==> flow/design.v <==
module Decoder (
input  wire [1:0] IN ,
output reg  [3:0] OUT
);
always @(*)
  begin
  OUT = 4'b0000 ;
    case (IN)
     2'b00 : OUT = 4'b0001 ;
     2'b01 : OUT = 4'b0010 ;          
     2'b10 : OUT = 4'b0100 ;     
     2'b11 : OUT = 4'b1000 ;     
   endcase
 end 
 endmodule
module ARITHMATIC_UNIT
  #(parameter IN_DATA_WIDTH= 16,
              OUT_DATA_WIDTH=16
  )
  (
  input wire      [IN_DATA_WIDTH-1:0]        A,
  input wire      [IN_DATA_WIDTH-1:0]        B,
  input wire      [1:0]                      ALU_FUN,
  input wire                                 Clk,
  input wire                                 RST,
  input wire                                 Arithmaitc_Enable,
  output reg     [OUT_DATA_WIDTH-1:0]       Arith_out,
  output reg                                Arith_Flag,
  output reg                                Carry_out
  );
   reg     [OUT_DATA_WIDTH-1:0]       Arith_out_signal;
   reg     [1:0]                      Arith_Flag_signal;
   wire                              Carry_out_signal;
always@(posedge Clk or negedge RST)
begin
  if(!RST)
    begin
      Arith_out<=0;
      Arith_Flag<=0;
      Carry_out<=0;
    end
  else 
    begin
     Arith_out<=Arith_out_signal;
     Arith_Flag<=Arith_Flag_signal;
     Carry_out<=Carry_out_signal;
    end
end
always@(*)
begin
  Arith_out_signal=16'b0;
  Arith_Flag_signal=1'b0;
  if(Arithmaitc_Enable)
    begin
      case(ALU_FUN)
        2'b00:begin
          Arith_out_signal=A+B;
            Arith_Flag_signal=1'b1;
        end
        2'b01:begin
          Arith_out_signal=A-B;
            Arith_Flag_signal=1'b1;
        end
        2'b10:begin
          Arith_out_signal=A*B;
            Arith_Flag_signal=1'b1;
        end
        2'b11:begin
          Arith_out_signal=(B==0)?32'h0000FFFF:A/B;
            Arith_Flag_signal=1'b1;
        end   
    endcase
    end
    else
      begin
        Arith_out_signal=16'b0;
        Arith_Flag_signal=1'b0;
      end
end
assign  Carry_out_signal= Arith_out_signal[IN_DATA_WIDTH];
endmodule
module LOGIC_UNIT
   #(parameter IN_DATA_WIDTH= 16,
              OUT_DATA_WIDTH=16
  )
  (
  input wire      [IN_DATA_WIDTH-1:0]        A,
  input wire      [IN_DATA_WIDTH-1:0]        B,
  input wire      [1:0]                      ALU_FUN,
  input wire                                 Clk,
  input wire                                 RST,
  input wire                                 LOGIC_Enable,
  output reg     [OUT_DATA_WIDTH-1:0]        LOGICAL_out,
  output reg                                 LOGICAL_Flag
  );
  reg [OUT_DATA_WIDTH-1:0]        LOGICAL_out_signal;
  reg                             LOGICAL_Flag_siganl;
  always@(posedge Clk or negedge RST)
  begin
    if(!RST)
      begin
      LOGICAL_out<=16'b0;
      LOGICAL_Flag<=1'b0;
      end
    else
      begin
      LOGICAL_out<=LOGICAL_out_signal;
      LOGICAL_Flag<=LOGICAL_Flag_siganl;
      end
  end
  always@(*)
  begin
    LOGICAL_Flag_siganl=1'b0;
    LOGICAL_out_signal=16'b0;
    if(LOGIC_Enable)
      begin
        case(ALU_FUN)
           2'b00 : begin
              LOGICAL_out_signal = A & B ;
              LOGICAL_Flag_siganl = 1'b1 ;              
		      end
          2'b01 : begin
              LOGICAL_out_signal = A | B ;
              LOGICAL_Flag_siganl = 1'b1 ;           
		      end
         2'b10 : begin
              LOGICAL_out_signal = ~(A & B) ;
              LOGICAL_Flag_siganl = 1'b1 ;           
		      end
         2'b11 : begin
              LOGICAL_out_signal = ~(A | B) ;
              LOGICAL_Flag_siganl = 1'b1 ;           
		      end
		    endcase
		   end
		   else
		     begin
		        LOGICAL_Flag_siganl=1'b0;
            LOGICAL_out_signal=16'b0;
		       end
		end
		endmodule
module SHIFT_UNIT  
   #(parameter IN_DATA_WIDTH= 16,
              OUT_DATA_WIDTH=16
  )
  (
  input wire      [IN_DATA_WIDTH-1:0]        A,
  input wire      [IN_DATA_WIDTH-1:0]        B,
  input wire      [1:0]                      ALU_FUN,
  input wire                                 Clk,
  input wire                                 RST,
  input wire                                 SHIFT_Enable,
  output reg     [OUT_DATA_WIDTH-1:0]        SHIFT_OUT,
  output reg                                 SHIFT_FLAG
  );
  reg [OUT_DATA_WIDTH-1:0]        SHIFT_OUT_SIGNAL;
  reg                             SHIFT_FLAG_SIGNAL;
  always@(posedge Clk or negedge RST)
  begin
    if(!RST)
      begin
        SHIFT_OUT<=16'b0;
        SHIFT_FLAG<=1'b0;
      end
    else
      begin
      SHIFT_OUT<=SHIFT_OUT_SIGNAL;
      SHIFT_FLAG<=SHIFT_FLAG_SIGNAL;
      end
  end
  always@(*)
  begin 
    SHIFT_OUT_SIGNAL = 1'b0 ;
    SHIFT_FLAG_SIGNAL = 1'b0 ;
	if(SHIFT_Enable)
      case (ALU_FUN)
      2'b00 : begin
              SHIFT_OUT_SIGNAL = A >> 1  ;
              SHIFT_FLAG_SIGNAL = 1'b1 ;              
		      end
      2'b01 : begin
              SHIFT_OUT_SIGNAL = A << 1 ;
              SHIFT_FLAG_SIGNAL = 1'b1 ;           
		      end
      2'b10 : begin
              SHIFT_OUT_SIGNAL = B >> 1 ;
              SHIFT_FLAG_SIGNAL = 1'b1 ;           
		      end
      2'b11 : begin
              SHIFT_OUT_SIGNAL = B << 1 ;
              SHIFT_FLAG_SIGNAL = 1'b1 ;           
		      end
      endcase
	else
	 begin
      SHIFT_OUT_SIGNAL = 1'b0 ;
      SHIFT_FLAG_SIGNAL = 1'b0 ;
     end
 end
 endmodule
module CMP_UNIT 
  #(parameter IN_DATA_WIDTH= 16,
              OUT_DATA_WIDTH=16
  )
    (
  input wire      [IN_DATA_WIDTH-1:0]        A,
  input wire      [IN_DATA_WIDTH-1:0]        B,
  input wire      [1:0]                      ALU_FUN,
  input wire                                 Clk,
  input wire                                 RST,
  input wire                                 CMP_Enable,
  output reg     [OUT_DATA_WIDTH-1:0]        CMP_out,
  output reg                                 CMP_Flag
  );
  reg [OUT_DATA_WIDTH-1:0]        CMP_out_signal;
  reg                             CMP_Flag_siganl;
  always@(posedge Clk or negedge RST)
  begin
    if(!RST)
      begin
        CMP_out<=16'b0;
        CMP_Flag<=1'b0; 
      end
    else
      begin
      CMP_out<=CMP_out_signal;
      CMP_Flag<=CMP_Flag_siganl;
      end
  end
  always@(*)
  begin
    CMP_Flag_siganl=1'b0;
    CMP_out_signal=16'b0;
    if(CMP_Enable)
      begin
        case(ALU_FUN)
           2'b00 : begin
              CMP_out_signal = 16'b0  ;
              CMP_Flag_siganl = 1'b1 ;              
		               end
           2'b01 : begin
              CMP_Flag_siganl = 1'b1 ;  
              if (A==B)
                CMP_out_signal = 16'b1;
              else
                CMP_out_signal = 16'b0;			  
		               end
          2'b10 : begin
              CMP_Flag_siganl = 1'b1 ;  
              if (A>B)
                CMP_out_signal = 16'b10;
              else
                CMP_out_signal = 16'b0;			  
		              end
          2'b11 : begin
              CMP_Flag_siganl = 1'b1 ; 
              if (A<B)
                CMP_out_signal = 16'b11;
              else
                CMP_out_signal = 16'b0;			  
		              end
		         endcase
		     end
		   else
		     begin
		        CMP_Flag_siganl=1'b0;
            CMP_out_signal=16'b0;
		       end
		end
		endmodule
module ALU_TOP 
  #(parameter INDATA_WIDTH=16,
              Arithmatic_width=INDATA_WIDTH+INDATA_WIDTH,
              Logic_Width= INDATA_WIDTH,
              Shift_Width=INDATA_WIDTH,
              CMP_Width=3
  )
(
input wire [INDATA_WIDTH-1:0]           A,
input wire [INDATA_WIDTH-1:0]           B,
input wire [3:0]                        ALU_FUN,
input wire                              CLK,
input wire                              RST,
output wire [Arithmatic_width-1:0]      Arith_OUT,
output wire [Logic_Width-1:0]           Logic_OUT,
output wire [Shift_Width-1:0]           Shift_OUT,
output wire [CMP_Width-1:0]             CMP_OUT,
output wire                             Arith_FLAG,
output wire                             Carry_OUT,
output wire                             Logic_FLAG,
output wire                             Shift_FLAG,
output wire                             CMP_FLAG
);
wire                  Arith_enable ;
wire                  Logic_enable ;
wire                  Shift_enable ;
wire                  CMP_enable ;
Decoder mapping_Decoder(
.IN(ALU_FUN[3:2]),
.OUT({Shift_enable,CMP_enable,Logic_enable,Arith_enable})
);
ARITHMATIC_UNIT #(.IN_DATA_WIDTH(INDATA_WIDTH),.OUT_DATA_WIDTH(Arithmatic_width))mapping_Arith
(
.A(A),
.B(B),
.ALU_FUN(ALU_FUN[1:0]),
.Clk(CLK),
.RST(RST),
.Arithmaitc_Enable(Arith_enable),
.Arith_out(Arith_OUT),
.Arith_Flag(Arith_FLAG),
.Carry_out(Carry_OUT)
);
LOGIC_UNIT #(.IN_DATA_WIDTH(INDATA_WIDTH),.OUT_DATA_WIDTH(Logic_Width))mapping_Logic
(
.A(A),
.B(B),
.ALU_FUN(ALU_FUN[1:0]),
.Clk(CLK),
.RST(RST),
.LOGIC_Enable(Logic_enable),
.LOGICAL_out(Logic_OUT),
.LOGICAL_Flag(Logic_FLAG)
);
SHIFT_UNIT  #(.IN_DATA_WIDTH(INDATA_WIDTH),.OUT_DATA_WIDTH(Shift_Width))mapping_Shift
(
.A(A),
.B(B),
.ALU_FUN(ALU_FUN[1:0]),
.Clk(CLK),
.RST(RST),
.SHIFT_Enable(Shift_enable),
.SHIFT_OUT(Shift_OUT),
.SHIFT_FLAG(Shift_FLAG)
);
CMP_UNIT #(.IN_DATA_WIDTH(INDATA_WIDTH),.OUT_DATA_WIDTH(CMP_Width))mapping_Cmp
(
.A(A),
.B(B),
.ALU_FUN(ALU_FUN[1:0]),
.Clk(CLK),
.RST(RST),
.CMP_Enable(CMP_enable),
.CMP_out(CMP_OUT),
.CMP_Flag(CMP_FLAG)
);
endmodule
# ---- From RTL to reports: ALU_TOP
# What the tools print for ALU_TOP, step after step.
# Lines are those of the file above, counted from 1.
# Operators carry their Yosys type and port widths (W data, S select, Z words).
# Cell names lack the library's common part.
# A cell with - has no value.
dict set report inputs {
  top {ALU_TOP}
  clock_port {CLK}
  library {sky130hd}
  pvt_corner {tt_025C_1v80}
}

# ---- Word level
# Yosys after proc, flatten, opt, wreduce and memory -nomap, before mapping. Enables and synchronous resets that opt folds into registers are not counted as muxes. Memory bits, and registers merged into a memory's read port (data or address), are not among the register bits. Print and check cells are not counted.
dict set report op_classes {
  n_reduce_logical 4
  equal 7
  n_div 1
  logic 4
  n_mul 1
  addsub 2
  compare 2
  muxes 19
}
# operator n
set op_table {}
lappend op_table {{$div A16 B16 Y32} 1}
lappend op_table {{$mul A16 B16 Y32} 1}
lappend op_table {{$pmux W32 S4} 1}
lappend op_table {{$pmux W16 S4} 2}
lappend op_table {{$mux W32} 2}
lappend op_table {{$not A16 Y16} 2}
lappend op_table {{$mux W16} 2}
lappend op_table {{$add A16 B16 Y17} 1}
lappend op_table {{$sub A16 B16 Y17} 1}
lappend op_table {{$gt A16 B16 Y1} 1}
lappend op_table {{$lt A16 B16 Y1} 1}
lappend op_table {{$eq A16 B16 Y1} 1}
lappend op_table {{$and A16 B16 Y16} 1}
lappend op_table {{$or A16 B16 Y16} 1}
lappend op_table {{$logic_not A16 Y1} 1}
lappend op_table {{$pmux W4 S4} 1}
lappend op_table {{$pmux W3 S4} 1}
lappend op_table {{$eq A2 B2 Y1 const B} 4}
lappend op_table {{$mux W1} 7}
lappend op_table {{$eq A2 B1 Y1 const B} 2}
lappend op_table {{$logic_not A2 Y1} 2}
lappend op_table {{$reduce_or A4 Y1} 1}
lappend op_table {{$mux W2} 2}
lappend op_table {{$mux W3} 1}
dict set report word_totals {
  ff_bits 72
  elab_cells 49
  input_bits 38
}

# ---- Longest topological paths
# Depth = most cells in a row (Yosys ltp): at word level without a register or memory, in the mapped netlist without a sequential cell, where the memories' decode and read muxes count.
dict set report depth {
  word_depth 4
  ABC_AREA 0
  depth_mapped 488
}

# ---- After synthesis
# The flow's flattened synthesis, as Yosys stat reports it; memories are mapped. The netlist is that of the ABC_AREA named above (0 if unset); the other value can give another one.
# The area totals of this step are shown rounded.
dict set report mapped {
  ffs 70
  area_um2 34700
  mapped_cells 4596
  seqArea_um2 1750
}
# cell n
set types {}
lappend types {ha_1 546}
lappend types {fa_1 196}
lappend types {nor2_1 478}
lappend types {dfrtp_1 70}
lappend types {a21oi_1 331}
lappend types {nand2_1 441}
lappend types {xnor2_1 177}
lappend types {o21a_1 204}
lappend types {inv_1 336}
lappend types {nor3_1 217}
lappend types {mux2_2 82}
lappend types {o21ai_0 156}
lappend types {a21o_1 84}
lappend types {xor2_1 68}
lappend types {o31ai_1 76}
lappend types {or2_2 76}
lappend types {clkbuf_1 122}
lappend types {and2_1 58}
# Other cell types: 101; their cells: 878.
# By module: a second synthesis without flattening, with its own total; a netlist apart from the flattened one above.
dict set report unflattened {
  hier_cells 4649
  hier_area_um2 35000
}
# Each row is one instance without its submodules.
# module mod_area_um2 cells seq_area_um2 instances
set by_module {}
lappend by_module {ARITHMATIC_UNIT 32900 4462 826 1}
lappend by_module {LOGIC_UNIT 807 56 425 1}
lappend by_module {SHIFT_UNIT 732 55 425 1}
lappend by_module {CMP_UNIT 547 72 75.1 1}
lappend by_module {Decoder 26.3 4 0.0 1}
lappend by_module {ALU_TOP 0.0 0 0.0 1}

# ---- Path before layout
# Source: OpenSTA report_checks on the synthesized netlist (no wires, ideal clock, input and output delay 20% of the period each), path of least setup slack; recovery checks are left aside. Register names are those of the netlist, which keeps one name where synthesis merged equal registers.
dict set report synth_timing {
  kind {input -> register}
  start {input port B[1]}
  end {register mapping_Arith.Arith_out[0]}
  clock_period_ps 110000
  input_delay_ps 22000
  launch_ps 22000
  delay_ps 91465
  t_required_ps 109867
  path_buffers 51
  driving_pins 459
  setup_time_ps 133
  arrival_time_ps 113332
  path_slack_ps -3465
  synth_period_reached_ps 113465
}
# "delay_ps" is the arrival time less input delay plus setup time.
# "driving_pins" counts driving pins, that of a launching flip-flop among them; a cell with two outputs on the path counts twice.
# "synth_period_reached_ps" = period - worst setup slack (recovery checks aside). The figure is calculated, with input and output delays left at 20% of the set period.
# The rows between start and end are the longest chain of elaborated cells between them; the timing report does not say that the signal goes this way. Where chains are equally long, one stands for them.
# Each line given opens the expression or statement behind the cell; cells for indexed reads and writes are added by Yosys, which also makes memories of some case tables.
dict set report synth_between {
  cell_sequence {clkbuf_1 clkinv_1 ha_1 or3_1 nand3_1 nor4_1 a31o_2 ha_1 a21oi_1 nand2_1 and4_1 a311oi_1 nor2_1 ha_1 o21a_1 nor2_1 or4_1 buf_2 (+423 left out) a21oi_1 nor2b_1 o21ai_0 nand2b_1 a21oi_1 nor2b_1 o21ai_0 nand2b_1 a21oi_1 nor2b_1 o21ai_0 nand2b_1 a21oi_1 nor2b_1 o21ai_0 and4_1 o221a_2 a31oi_1}
  elab_chain_cells 4
  cells_between 5
  cone_lines 3
  classes_between {1 x div; 3 x mux; 1 x reduce/logical}
}
# item line_no
set synth_rtl {}
lappend synth_rtl {{start, declared} 281} ;# input wire [INDATA_WIDTH-1:0]           B,
lappend synth_rtl {{$div A16 B16 Y32} 69} ;# Arith_out_signal=(B==0)?32'h0000FFFF:A/B;
lappend synth_rtl {{$mux W32} 69}
lappend synth_rtl {{$pmux W32 S4} 55} ;# case(ALU_FUN)
lappend synth_rtl {{$mux W32} 53} ;# if(Arithmaitc_Enable)
lappend synth_rtl {{end, assigned} 38} ;# Arith_out<=0;
lappend synth_rtl {{end, assigned} 44} ;# Arith_out<=Arith_out_signal;
lappend synth_rtl {{end, declared} 27} ;# output reg     [OUT_DATA_WIDTH-1:0]       Arith_out,

# ---- Path in the finished layout
# Path of least setup slack in the final report of run 2 (OpenROAD, finished layout, wires in). Where an end is a register, its clock arrival counts in the times.
# The report prints the path's times to 10 ps; the period is as set.
dict set report layout_timing {
  kind {input -> register}
  start {input port B[0]}
  end {register mapping_Arith.Arith_out[0]}
  path_buffers 18
  t_required_ps 107260
  launch_ps 21400
  setup_time_ps 130
  clock_period_ps 107000
  path_slack_ps 3640
  driving_pins 436
  arrival_time_ps 103620
  input_delay_ps 21400
}
# The rows between start and end are the longest chain of elaborated cells between them; the timing report does not say that the signal goes this way. Where chains are equally long, one stands for them.
dict set report layout_between {
  cell_sequence {clkdlybuf4s50_1 buf_4 clkinv_1 ha_1 o21ai_0 nand3_1 nor4_2 a31o_2 ha_4 a21oi_1 nand2_1 and4_1 a311oi_2 nor2_1 ha_1 o21a_1 nor2_1 or4_4 (+400 left out) a21oi_2 nor2b_1 o21ai_0 nand2b_1 a21oi_1 nor2b_1 o21ai_1 nand2b_1 a21oi_2 nor2b_1 o21ai_1 nand2b_1 a21oi_1 nor2b_1 o21ai_0 and4_1 o221a_2 a31oi_1}
  elab_chain_cells 4
  cells_between 8
  cone_lines 6
  classes_between {2 x add/sub; 1 x mul; 1 x div; 3 x mux; 1 x reduce/logical}
}
# item line_no
set layout_rtl {}
lappend layout_rtl {{start, declared} 281} ;# input wire [INDATA_WIDTH-1:0]           B,
lappend layout_rtl {{$div A16 B16 Y32} 69} ;# Arith_out_signal=(B==0)?32'h0000FFFF:A/B;
lappend layout_rtl {{$mux W32} 69}
lappend layout_rtl {{$pmux W32 S4} 55} ;# case(ALU_FUN)
lappend layout_rtl {{$mux W32} 53} ;# if(Arithmaitc_Enable)
lappend layout_rtl {{end, assigned} 38} ;# Arith_out<=0;
lappend layout_rtl {{end, assigned} 44} ;# Arith_out<=Arith_out_signal;
lappend layout_rtl {{end, declared} 27} ;# output reg     [OUT_DATA_WIDTH-1:0]       Arith_out,

; Settings and measured results of 4 stored flow runs for module ALU_TOP (sky130hd), not sorted in any way. The constraints put input and output delay at 20% of the set period each and load the outputs with 0.01 pF.
; "achieved_clock_period_ps" = clock period - worst setup slack. The figure is calculated, with input and output delays left at 20% of the set period.
; "worst_setup_path_time_ps" means the part of the period allowed to the worst setup path (the constraints hold back 20% at inputs and 20% at outputs) less its slack; where the path has registers, the arrival times of their clocks count too.
; "worst_setup_path_time_ps" is known to 10 ps.
; Measured values are rounded.

[run 1: settings]
ABC_AREA = 1
CAP_MARGIN = 20
CELL_PAD_IN_SITES_DETAIL_PLACEMENT = 2
CELL_PAD_IN_SITES_GLOBAL_PLACEMENT = 3
CORE_UTILIZATION = 66
CTS_CLUSTER_DIAMETER = 278
CTS_CLUSTER_SIZE = 58
GPL_ROUTABILITY_DRIVEN = 0
HOLD_SLACK_MARGIN = 0.29
MIN_ROUTING_LAYER = met2
PLACE_DENSITY_LB_ADDON = 0.12
SLEW_MARGIN = 0
TNS_END_PERCENT = 85
period_ns = 134.0
CORE_MARGIN = 2
[run 1: results]
outcome = no final report: placement broke off with FLW-0024

[run 2: settings]
CORE_UTILIZATION = 21
period_ns = 107.0
CAP_MARGIN = 20
CORE_MARGIN = 2
SLEW_MARGIN = 20
[run 2: results]
setup_worst_slack_ps = 3640
achieved_clock_period_ps = 103358
fin_tns_ps = 0
design.die.area_um2 = 168000
ys_area_um2 = 34700
worst_setup_path_time_ps = 81960
critical_path_kind = input -> register
finish.stdcell_area_um2 = 43600
utilization_pct = 26.5

[run 3: settings]
CELL_PAD_IN_SITES_DETAIL_PLACEMENT = 1
CORE_ASPECT_RATIO = 1.16
CORE_MARGIN = 7
CORE_UTILIZATION = 40
CTS_CLUSTER_SIZE = 82
GPL_ROUTABILITY_DRIVEN = 0
PLACE_DENSITY_LB_ADDON = 0.15
TNS_END_PERCENT = 95
period_ns = 110.0
CAP_MARGIN = 20
SLEW_MARGIN = 20
[run 3: results]
setup_worst_slack_ps = 3670
achieved_clock_period_ps = 106328
fin_tns_ps = 0
design.die.area_um2 = 95100
ys_area_um2 = 34700
worst_setup_path_time_ps = 84330
critical_path_kind = input -> register
finish.stdcell_area_um2 = 41000
utilization_pct = 47.6

[run 4: settings]
CELL_PAD_IN_SITES_DETAIL_PLACEMENT = 1
CORE_ASPECT_RATIO = 1.16
CORE_MARGIN = 7
CORE_UTILIZATION = 40
CTS_CLUSTER_SIZE = 82
GPL_ROUTABILITY_DRIVEN = 0
MIN_ROUTING_LAYER = met2
PLACE_DENSITY_LB_ADDON = 0.15
TNS_END_PERCENT = 95
period_ns = 65.7
CAP_MARGIN = 20
SLEW_MARGIN = 20
[run 4: results]
outcome = no final report: routing broke off with GRT-0116
